==> flow/design.v <==
`timescale 1ns / 1ps
module xbip_dsp48_macro_0 (
    input wire                 CLK,
    input wire                 CE,
    input wire signed  [7:0]   A,
    input wire signed  [7:0]   B,
    input wire signed  [30:0]  C,
    output wire signed [31:0]  P
);
assign P = A * B + C;
endmodule
`timescale 1ns / 1ps
module MAC(
    input wire rstn_i,
    input wire clk_i,
    input wire dsp_enable_i,
    input wire dsp_valid_i,
    input wire signed [7:0] dsp_input_i,
    input wire signed [7:0] dsp_weight_i,
    output wire valid_o_d,
    output reg done_o,
    output wire signed [31:0] dsp_output_o
);
reg signed [30:0] partial_sum;     
reg signed [31:0] dsp_output;
wire signed [31:0] dsp_temp;
wire dsp_valid_o;
reg [1:0] dsp_valid_delay;
assign dsp_output_o = dsp_output;
assign dsp_valid_o = dsp_valid_delay[0];
assign valid_o_d = dsp_valid_delay[1];
always @(posedge clk_i or negedge rstn_i) begin
    if (!rstn_i) begin
        partial_sum <= 0;
    end else if (valid_o_d) begin
        partial_sum <= 0;
    end else begin
        partial_sum <= $signed ({dsp_temp[31],dsp_temp[29:0]});
    end 
end
always @(posedge clk_i or negedge rstn_i) begin
    if (!rstn_i) begin
        dsp_valid_delay <=0;
    end
    else begin
        dsp_valid_delay[0] <= dsp_valid_i;
        dsp_valid_delay[1] <= dsp_valid_delay[0];
    end
end
always @(posedge clk_i or negedge rstn_i) begin    
    if(!rstn_i) begin
        dsp_output <= 0;
        done_o <= 0;
    end
    else if (dsp_valid_o) begin
        dsp_output <= dsp_temp;
        done_o <= 1;
    end
    else begin
        dsp_output <=0;
        done_o <= 0;
    end
end 
xbip_dsp48_macro_0 DSP_for_MAC (
    .CLK(clk_i),              
    .CE(dsp_enable_i),        
    .A(dsp_input_i),          
    .B(dsp_weight_i),         
    .C(partial_sum),          
    .P(dsp_temp)              
);
endmodule
module Quantize
#(
    parameter WIDTH_INPUT       = 32, 
    parameter WIDTH_OUTPUT      = 8,
    parameter NUM_CALCULATE     = 8,
    parameter SCALIING_FACTOR   = 2408, 
    parameter QUANTIZE_BIT      = 8
)
(
    input wire                              clk_i,           
    input wire                              rstn_i,          
    input wire                              i_q_en,          
    input wire signed   [WIDTH_INPUT-1:0]   din_i,           
    output wire signed  [WIDTH_OUTPUT-1:0]  o_qout,          
    output wire                             o_qvalid,        
    output wire                             done_o           
);
    localparam LOCAL_COUNTER = $clog2(NUM_CALCULATE);  
    reg         [LOCAL_COUNTER-1:0] rCnt;                
    reg signed  [WIDTH_INPUT-1:0]   rScaled;             
    reg signed  [WIDTH_OUTPUT-1:0]  rClipped;            
    reg     rEn_delay;                                   
    reg     q_valid;                                     
    reg     q_done;                                      
    always @(posedge clk_i) begin
        if (!rstn_i) begin
            rEn_delay <= 0;                        
        end else begin
            rEn_delay <= i_q_en;                   
        end
    end
    always @(posedge clk_i or negedge rstn_i) begin
        if (!rstn_i) begin
            rScaled <= 0;                           
        end else if(din_i >= 0) begin
            rScaled <= (din_i + SCALIING_FACTOR / 2) / SCALIING_FACTOR;  
        end else begin
            rScaled <= (din_i - SCALIING_FACTOR / 2) / SCALIING_FACTOR;  
        end
    end
    always @(posedge clk_i) begin
        if (!rstn_i) begin
            q_valid <= 0;                          
            q_done  <= 0;                          
        end else if (rEn_delay) begin
            q_valid <= 1;                          
        end else if (rCnt == NUM_CALCULATE-2) begin
            q_done  <= 1;                           
        end else if (rCnt == NUM_CALCULATE-1) begin
            q_done  <= 0;                           
            q_valid <= 0;                          
        end
    end
    always @(posedge clk_i) begin
        if (!rstn_i) begin
            rCnt    <= 0;                              
        end else if(q_valid) begin
            rCnt <= rCnt + 1;                       
        end else begin
            rCnt <= 0;                              
        end
    end
    always @(posedge clk_i or negedge rstn_i) begin
        if (!rstn_i) begin
            rClipped <= 0;                          
        end else if (q_valid | rEn_delay) begin
            case(rScaled[QUANTIZE_BIT:QUANTIZE_BIT-1])
                2'b01:  begin
                    rClipped <= {(QUANTIZE_BIT-1){1'b1}};  
                end
                2'b10:  begin
                    rClipped <= {1'b1,{(QUANTIZE_BIT-1){1'b0}}};  
                end
                default:    begin
                    rClipped <= rScaled[QUANTIZE_BIT-1:0];  
                end
            endcase
        end else begin
            rClipped <= 0;                          
        end
    end    
    assign o_qvalid = q_valid;                     
    assign done_o   = q_done;                        
    assign o_qout   = rClipped;                      
endmodule
module Dequantize
#(
    parameter WIDTH_INPUT       = 32,
    parameter WIDTH_OUTPUT      = 32,
    parameter SCALIING_FACTOR_X = 2408,   
    parameter SCALIING_FACTOR_Y = 134,    
    parameter NUM_COUNTER_BIT   = 3,
    parameter NUM_CALCULATE     = 4
)
(
    input wire  clk_i,                               
    input wire  rstn_i,                              
    input wire signed   [WIDTH_INPUT-1:0]   din_i,   
    input wire  valid_i,                             
    output wire valid_o,                             
    output wire done_o,                              
    output wire signed  [WIDTH_OUTPUT-1:0]  dout_o   
);
    reg         [NUM_COUNTER_BIT-1:0]   rCnt;            
    reg signed  [WIDTH_OUTPUT-1:0]      rScaled;         
    reg         q_done;                                  
    reg [1:0]   valid_delay;                             
    always @(posedge clk_i or negedge rstn_i) begin
        if (!rstn_i) begin
            rScaled <= 0;
        end else begin
            rScaled <= din_i * SCALIING_FACTOR_X * SCALIING_FACTOR_Y; 
        end
    end
    always @(posedge clk_i or negedge rstn_i) begin
        if (!rstn_i) begin
            q_done <= 0;
        end else if (rCnt == NUM_CALCULATE-2) begin
            q_done <= 1;
        end else if (rCnt == NUM_CALCULATE-1) begin
            q_done <= 0;
        end
    end
    always @(posedge clk_i or negedge rstn_i) begin
        if (!rstn_i) begin
            rCnt <= 0;
        end else if (valid_o) begin
            rCnt <= rCnt + 1;
        end else begin
            rCnt <= 0;
        end
    end
    always @(posedge clk_i or negedge rstn_i) begin
        if (!rstn_i) begin
            valid_delay <= 0;
        end else begin
            valid_delay[0] <= valid_i;
            valid_delay[1] <= valid_delay[0];
        end
    end
    assign done_o = q_done;
    assign valid_o = valid_delay[1];
    assign dout_o = rScaled;
endmodule
module top(
    input wire                  clk_i,           
    input wire                  rstn_i,          
    input wire                  start_i,         
    input wire signed   [31:0]  vector_x_i,      
    input wire signed   [31:0]  quant_w_i,       
    output wire                 done_o,          
    output wire signed  [31:0]  dout_o           
);
wire quantize_done;                        
wire dequantize_done;                      
wire signed [7:0]   quantized_data;          
wire signed [31:0]  mac_out [3:0];           
reg signed  [31:0]  mac_o [3:0];             
wire valid;                                
wire mac_done;                             
wire [3:0] mac_done_w;                     
assign mac_done = mac_done_w[0];
reg q_valid;                               
reg [31:0] q_in;                           
Quantize #(
    .WIDTH_INPUT(32), 
    .WIDTH_OUTPUT(8),
    .NUM_CALCULATE(8),                     
    .SCALIING_FACTOR(2408),                
    .QUANTIZE_BIT(8) 
) quantize_inst (
    .clk_i(clk_i),                         
    .rstn_i(rstn_i),                       
    .i_q_en(start_i),                      
    .din_i(vector_x_i),                    
    .o_qout(quantized_data),               
    .o_qvalid(valid),                      
    .done_o(quantize_done)                 
);
genvar i;
generate 
    for (i = 0; i < 4; i = i + 1) begin : mac_gen
        MAC mymac(
            .clk_i(clk_i),                 
            .rstn_i(rstn_i),               
            .dsp_enable_i(valid),          
            .dsp_valid_i(quantize_done),   
            .dsp_input_i(quantized_data),  
            .dsp_weight_i(quant_w_i[32-1-8*i:32-8*(i+1)]),  
            .done_o(mac_done_w[i]),        
            .dsp_output_o(mac_out[i])      
        );
        always @(posedge clk_i or negedge rstn_i) begin
            if (!rstn_i) begin
                mac_o[i] <= 0;             
            end else if (mac_done) begin
                mac_o[i] <= mac_out[i];    
            end
        end
    end
endgenerate
Dequantize #(
    .WIDTH_INPUT(32),                      
    .WIDTH_OUTPUT(32), 
    .SCALIING_FACTOR_X(2408), 
    .SCALIING_FACTOR_Y(134),
    .NUM_COUNTER_BIT(3),                   
    .NUM_CALCULATE(4) 
) dequantize_inst (
    .clk_i(clk_i),                         
    .rstn_i(rstn_i),                       
    .din_i(q_in),                          
    .valid_i(q_valid),                     
    .done_o(dequantize_done),              
    .dout_o(dout_o)                        
);
reg [1:0] qCnt;                            
always @(posedge clk_i or negedge rstn_i) begin
    if (!rstn_i) begin
        qCnt <= 0;                         
    end else if (q_valid) begin
        qCnt <= qCnt + 1;                  
    end
end
always @(posedge clk_i or negedge rstn_i) begin
    if (!rstn_i) begin
        q_valid <= 0;                      
    end else if (mac_done) begin
        q_valid <= 1;                      
    end else if (qCnt == 3) begin
        q_valid <= 0;                      
    end
end
always @(posedge clk_i or negedge rstn_i) begin
    if (!rstn_i) begin
        q_in <= 0;                         
    end else if (q_valid) begin
        q_in <= mac_o[qCnt];               
    end else begin
        q_in <= 0;                         
    end
end
assign done_o = dequantize_done ? 1 : 0;   
endmodule
From RTL to reports: top
The steps from the RTL of top to its reports follow in flow order. Lines are those of the file above, counted from 1. Operators: Yosys type, input widths -> output width; for muxes data width and select width s. The mark - stands for no value.

Design top: top. Clock port: clk_i. Library: sky130hd. Timing corner: tt_025C_1v80.

Word level
Yosys after proc, flatten, opt, wreduce and memory -nomap, before mapping. Print and check cells are not counted. Equal cells are merged and count once.

For bitwise operators the number is 2. Equal/unequal tests: 10. Add/subtract/negate cells: 9. For $mul the number is 6. The entry for $lt $le $gt $ge reads 1. The entry for reductions and logical operators reads 8. Mux-type cells: 24. Under divide/modulo/power cells stands 2.

Operator list (count): $div 32x13->32 const B (2); $mul 8x8->16 (4); $mul 32x10->29 const B (1); $mul 29x8->28 const B (1); $mux 32 (5); $add 32x31->32 (4); $pmux 32 s4 (1); $mux 31 (4); $ge 32x1->1 const B (1); $add 32x12->32 const B (1); $sub 32x12->32 const B (1); $pmux 8 s2 (1); $mux 1 (10); $mux 9 (1); $reduce_bool 2->1 (4); $mux 8 (1); $eq 2x2->1 const B (3); $reduce_and 2->1 (3); $add 3x1->3 const B (2); $eq 3x2->1 const B (2); $eq 3x3->1 const B (2); $eq 2x1->1 const B (2); $mux 3 (1); $add 2x1->2 const B (1); $ne 2x1->1 const B (1); $logic_not 2->1 (1); $or 1x1->1 (1); $not 1->1 (1).

Cells after elaboration: 92. Output and inout bits: 33. For input port bits the number is 67. Under flip-flop bits (word level) stands 481.

Longest topological paths
Longest topological path by Yosys (ltp), each cell counted once; first at word level (registers and memories cut), then after technology mapping (sequential cells cut; the memories' decode and read muxes count).

For depth in word-level cells the number is 4. The figure for ABC_AREA is 0. Depth in mapped cells: 98. Depth with buffers taken out: 78.

Mapped cells and area
Yosys stat after the flow's synthesis: flattened, memories mapped to cells. It holds for the ABC_AREA given above (unset counts as 0); a run with the other value may have another netlist. Totals and module areas in this step are rounded.

Mapped cells: 4864. The figure for flip-flops is 426. Under synthesis area stands 45500 µm². Under buffers stands 170.

Cell types: sky130_fd_sc_hd__dfrtp_1 (count 420, area in all 1.05E+04 µm²); sky130_fd_sc_hd__fa_1 (count 307, area in all 6.15E+03 µm²); sky130_fd_sc_hd__ha_1 (count 442, area in all 5.53E+03 µm²); sky130_fd_sc_hd__xnor2_1 (count 264, area in all 2.31E+03 µm²); sky130_fd_sc_hd__and2_1 (count 318, area in all 1.99E+03 µm²); sky130_fd_sc_hd__inv_1 (count 516, area in all 1.94E+03 µm²); sky130_fd_sc_hd__a21oi_1 (count 306, area in all 1.53E+03 µm²); sky130_fd_sc_hd__mux2_2 (count 130, area in all 1.46E+03 µm²); sky130_fd_sc_hd__o21bai_1 (count 159, area in all 1.19E+03 µm²); sky130_fd_sc_hd__nand2_1 (count 307, area in all 1.15E+03 µm²); sky130_fd_sc_hd__xor2_1 (count 110, area in all 963.424 µm²); sky130_fd_sc_hd__nor2b_1 (count 124, area in all 775.744 µm²); sky130_fd_sc_hd__nor2_1 (count 200, area in all 750.72 µm²); sky130_fd_sc_hd__o21ai_0 (count 128, area in all 640.614 µm²); sky130_fd_sc_hd__mux2i_1 (count 48, area in all 480.461 µm²); sky130_fd_sc_hd__clkbuf_1 (count 119, area in all 446.678 µm²); sky130_fd_sc_hd__nand3_1 (count 69, area in all 345.331 µm²); sky130_fd_sc_hd__nor3_1 (count 67, area in all 335.322 µm²).

Not listed: further types 126, cells in them 830. By module: a second synthesis without flattening, with its own total; a netlist apart from the flattened one above.

Under cell total of the unflattened synthesis stands 5830. Area total of the unflattened synthesis: 57800 µm².

Rows give one instance, submodules left out.

By module: xbip_dsp48_macro_0 (sequential area 0.0 µm², times used 4, cells 538, area 5430 µm²); Quantize (sequential area 546 µm², times used 1, cells 1904, area 13900 µm²); MAC (sequential area 1630 µm², times used 4, cells 135, area 2090 µm²); Dequantize (sequential area 851 µm², times used 1, cells 734, area 7220 µm²); top (sequential area 4080 µm², times used 1, cells 500, area 6640 µm²).

Path before layout
OpenSTA on the mapped netlist: ideal clock, no wires. The path of least setup slack (recovery checks aside). Input and output delay are each 20% of the period. Register names are those of the netlist, which keeps one name where synthesis merged equal registers.

Path kind: in2reg. Start point: input vector_x_i[31]. End point: register quantize_inst.rScaled[6]. The figure for slack is 6447 ps. The figure for clock period is 33000 ps. Data required time: 32920 ps. For delay of the path the number is 19953 ps. Library setup time: 80 ps. The entry for path buffers reads 13. The entry for data arrival time reads 26473 ps. The entry for stages reads 89. The figure for synthesis period reached is 26553 ps.

"delay of the path" is the arrival time less input delay plus setup time. "stages" counts driving pins, that of a launching flip-flop among them; a cell with two outputs on the path counts twice. "synthesis period reached" = period - worst setup slack (recovery checks aside). The figure is calculated, with input and output delays left at 20% of the set period. The rows between start and end are the longest chain of elaborated cells between them; the timing report does not say that the signal goes this way. Where chains are equally long, one stands for them. Each line given opens the expression or statement behind the cell; cells for indexed reads and writes are added by Yosys, which also makes memories of some case tables. A register here has more assigning lines than the two given.

Cells stage by stage: sky130_fd_sc_hd__clkbuf_1 sky130_fd_sc_hd__ha_1 sky130_fd_sc_hd__buf_2 sky130_fd_sc_hd__a21oi_2 sky130_fd_sc_hd__o211ai_1 sky130_fd_sc_hd__a221oi_2 sky130_fd_sc_hd__nand2_1 sky130_fd_sc_hd__xnor2_1 sky130_fd_sc_hd__o211a_2 sky130_fd_sc_hd__nand4bb_1 sky130_fd_sc_hd__nor4_4 sky130_fd_sc_hd__o311ai_2 sky130_fd_sc_hd__and2_1 sky130_fd_sc_hd__o21ai_1 sky130_fd_sc_hd__xor2_1 sky130_fd_sc_hd__buf_2 sky130_fd_sc_hd__o311a_2 sky130_fd_sc_hd__a21oi_4 [... 53 more ...] sky130_fd_sc_hd__mux2i_1 sky130_fd_sc_hd__xor2_1 sky130_fd_sc_hd__o21ba_2 sky130_fd_sc_hd__o21ai_4 sky130_fd_sc_hd__a21oi_4 sky130_fd_sc_hd__clkbuf_1 sky130_fd_sc_hd__o21ai_1 sky130_fd_sc_hd__o31ai_1 sky130_fd_sc_hd__a31o_1 sky130_fd_sc_hd__nand2_1 sky130_fd_sc_hd__nand2_1 sky130_fd_sc_hd__o211ai_1 sky130_fd_sc_hd__o21ai_0 sky130_fd_sc_hd__a21oi_1 sky130_fd_sc_hd__ha_1 sky130_fd_sc_hd__and3_1 sky130_fd_sc_hd__a21oi_1 sky130_fd_sc_hd__xnor2_1. The figure for length of the longest elaborated chain is 3. The figure for elaborated cells on any way between the ends is 6. The entry for source lines of those cells reads 3.

RTL lines, path post-synthesis: start, declared (line 221) `input wire signed   [31:0]  vector_x_i,`; $sub 32x12->32 (line 110) `rScaled <= (din_i - SCALIING_FACTOR / 2) / SCALIING_FACTOR;`; $div 32x13->32 (line 110); $mux 9 (line 107) `end else if(din_i >= 0) begin`; end, assigned (line 108) `rScaled <= (din_i + SCALIING_FACTOR / 2) / SCALIING_FACTOR;`; end, assigned (line 110); end, declared (line 92) `reg signed  [WIDTH_INPUT-1:0]   rScaled;`.

Path in the finished layout
From the final timing report of entry A: the path of least setup slack in the routed layout; clock arrival at registers is part of the times. The report prints the path's times to 10 ps; the period is as set.

Path kind: in2reg. Start point: input vector_x_i[8]. End point: register quantize_inst.rScaled[8]. The entry for data arrival time reads 27190 ps. Library setup time: 70 ps. The figure for clock period is 28200 ps. The entry for stages reads 87. The entry for path buffers reads 11. Data required time: 28710 ps. The figure for slack is 1520 ps.

The rows between start and end are the longest chain of elaborated cells between them; the timing report does not say that the signal goes this way. Where chains are equally long, one stands for them. A register here has more assigning lines than the two given.

Cells stage by stage: sky130_fd_sc_hd__clkdlybuf4s50_1 sky130_fd_sc_hd__ha_1 sky130_fd_sc_hd__nand2_1 sky130_fd_sc_hd__or3_1 sky130_fd_sc_hd__o31ai_1 sky130_fd_sc_hd__a21oi_1 sky130_fd_sc_hd__xor2_2 sky130_fd_sc_hd__and4b_2 sky130_fd_sc_hd__a41oi_2 sky130_fd_sc_hd__xor2_2 sky130_fd_sc_hd__o311ai_4 sky130_fd_sc_hd__and2_4 sky130_fd_sc_hd__nand2b_1 sky130_fd_sc_hd__a21oi_4 sky130_fd_sc_hd__buf_12 sky130_fd_sc_hd__nor4_4 sky130_fd_sc_hd__a21oi_4 sky130_fd_sc_hd__mux2_4 [... 51 more ...] sky130_fd_sc_hd__buf_4 sky130_fd_sc_hd__nand3_1 sky130_fd_sc_hd__o2111a_1 sky130_fd_sc_hd__o21ba_4 sky130_fd_sc_hd__o21ai_4 sky130_fd_sc_hd__a21oi_4 sky130_fd_sc_hd__or3_4 sky130_fd_sc_hd__a21boi_1 sky130_fd_sc_hd__a31o_1 sky130_fd_sc_hd__a21oi_2 sky130_fd_sc_hd__a21oi_2 sky130_fd_sc_hd__buf_4 sky130_fd_sc_hd__o21ai_1 sky130_fd_sc_hd__a21oi_2 sky130_fd_sc_hd__ha_2 sky130_fd_sc_hd__and3_4 sky130_fd_sc_hd__a21oi_1 sky130_fd_sc_hd__xnor2_1. The figure for length of the longest elaborated chain is 3. The figure for elaborated cells on any way between the ends is 6. The entry for source lines of those cells reads 3.

RTL lines, path post-layout: start, declared (line 221) `input wire signed   [31:0]  vector_x_i,`; $sub 32x12->32 (line 110) `rScaled <= (din_i - SCALIING_FACTOR / 2) / SCALIING_FACTOR;`; $div 32x13->32 (line 110); $mux 9 (line 107) `end else if(din_i >= 0) begin`; end, assigned (line 108) `rScaled <= (din_i + SCALIING_FACTOR / 2) / SCALIING_FACTOR;`; end, assigned (line 110); end, declared (line 92) `reg signed  [WIDTH_INPUT-1:0]   rScaled;`.

Hand-over note for top

Measured results for top: 4 stored runs of the Yosys and OpenROAD flow on sky130hd. The settings differ; the order carries no meaning. The constraints put input and output delay at 20% of the set period each and load the outputs with 0.01 pF. "achieved clock period": clock period set for the run, less the worst setup slack. It is reckoned from that one timing run; input and output delays stay at 20% of the period that was set. Values from the reports are rounded here.

Entry A has these settings: CAP_MARGIN 15; CELL_PAD_IN_SITES_DETAIL_PLACEMENT 1; CORE_ASPECT_RATIO 0.56; CORE_UTILIZATION 52; CTS_CLUSTER_DIAMETER 211; PLACE_DENSITY_LB_ADDON 0.03; SETUP_SLACK_MARGIN 1.5; SLEW_MARGIN 5; TNS_END_PERCENT 10; period_ns 28.2; CORE_MARGIN 2. The setup slack of the worst path reads 1520 ps. The achieved clock period comes to 26678 ps. The die outline area reads 90000 µm². The post-route utilization is 60.3%. The measured worst-case hold slack is 349 ps. The chip area in the Yosys report is 45500 µm². For the setup total negative slack the run shows 0 ps.

Entry B has these settings: CELL_PAD_IN_SITES_DETAIL_PLACEMENT 0; CELL_PAD_IN_SITES_GLOBAL_PLACEMENT 3; CORE_ASPECT_RATIO 0.93; CTS_CLUSTER_DIAMETER 216; GPL_ROUTABILITY_DRIVEN 0; SETUP_SLACK_MARGIN 3.97; SLEW_MARGIN 15; TNS_END_PERCENT 10; period_ns 33.0; CAP_MARGIN 20; CORE_MARGIN 2; CORE_UTILIZATION 40. The setup slack of the worst path reads 4940 ps. The achieved clock period comes to 28061 ps. The die outline area reads 116000 µm². The post-route utilization is 45.6%. The measured worst-case hold slack is 344 ps. The chip area in the Yosys report is 45500 µm². For the setup total negative slack the run shows 0 ps.

Entry C has these settings: CORE_ASPECT_RATIO 0.75; CORE_MARGIN 5; CORE_UTILIZATION 47; GPL_ROUTABILITY_DRIVEN 0; PLACE_DENSITY_LB_ADDON 0.02; SETUP_SLACK_MARGIN -1.51; period_ns 20.6; CAP_MARGIN 20; SLEW_MARGIN 20. The setup slack of the worst path reads -2800 ps. The achieved clock period comes to 23402 ps. The die outline area reads 103000 µm². The post-route utilization is 59.5%. The measured worst-case hold slack is 341 ps. The chip area in the Yosys report is 45500 µm². For the setup total negative slack the run shows -23300 ps.

Entry D has these settings: period_ns 31.4; CAP_MARGIN 20; CORE_MARGIN 2; CORE_UTILIZATION 40; SLEW_MARGIN 20. The setup slack of the worst path reads 1930 ps. The achieved clock period comes to 29472 ps. The die outline area reads 116000 µm². The post-route utilization is 44.0%. The measured worst-case hold slack is 337 ps. The chip area in the Yosys report is 45500 µm². For the setup total negative slack the run shows 0 ps.

End of note.
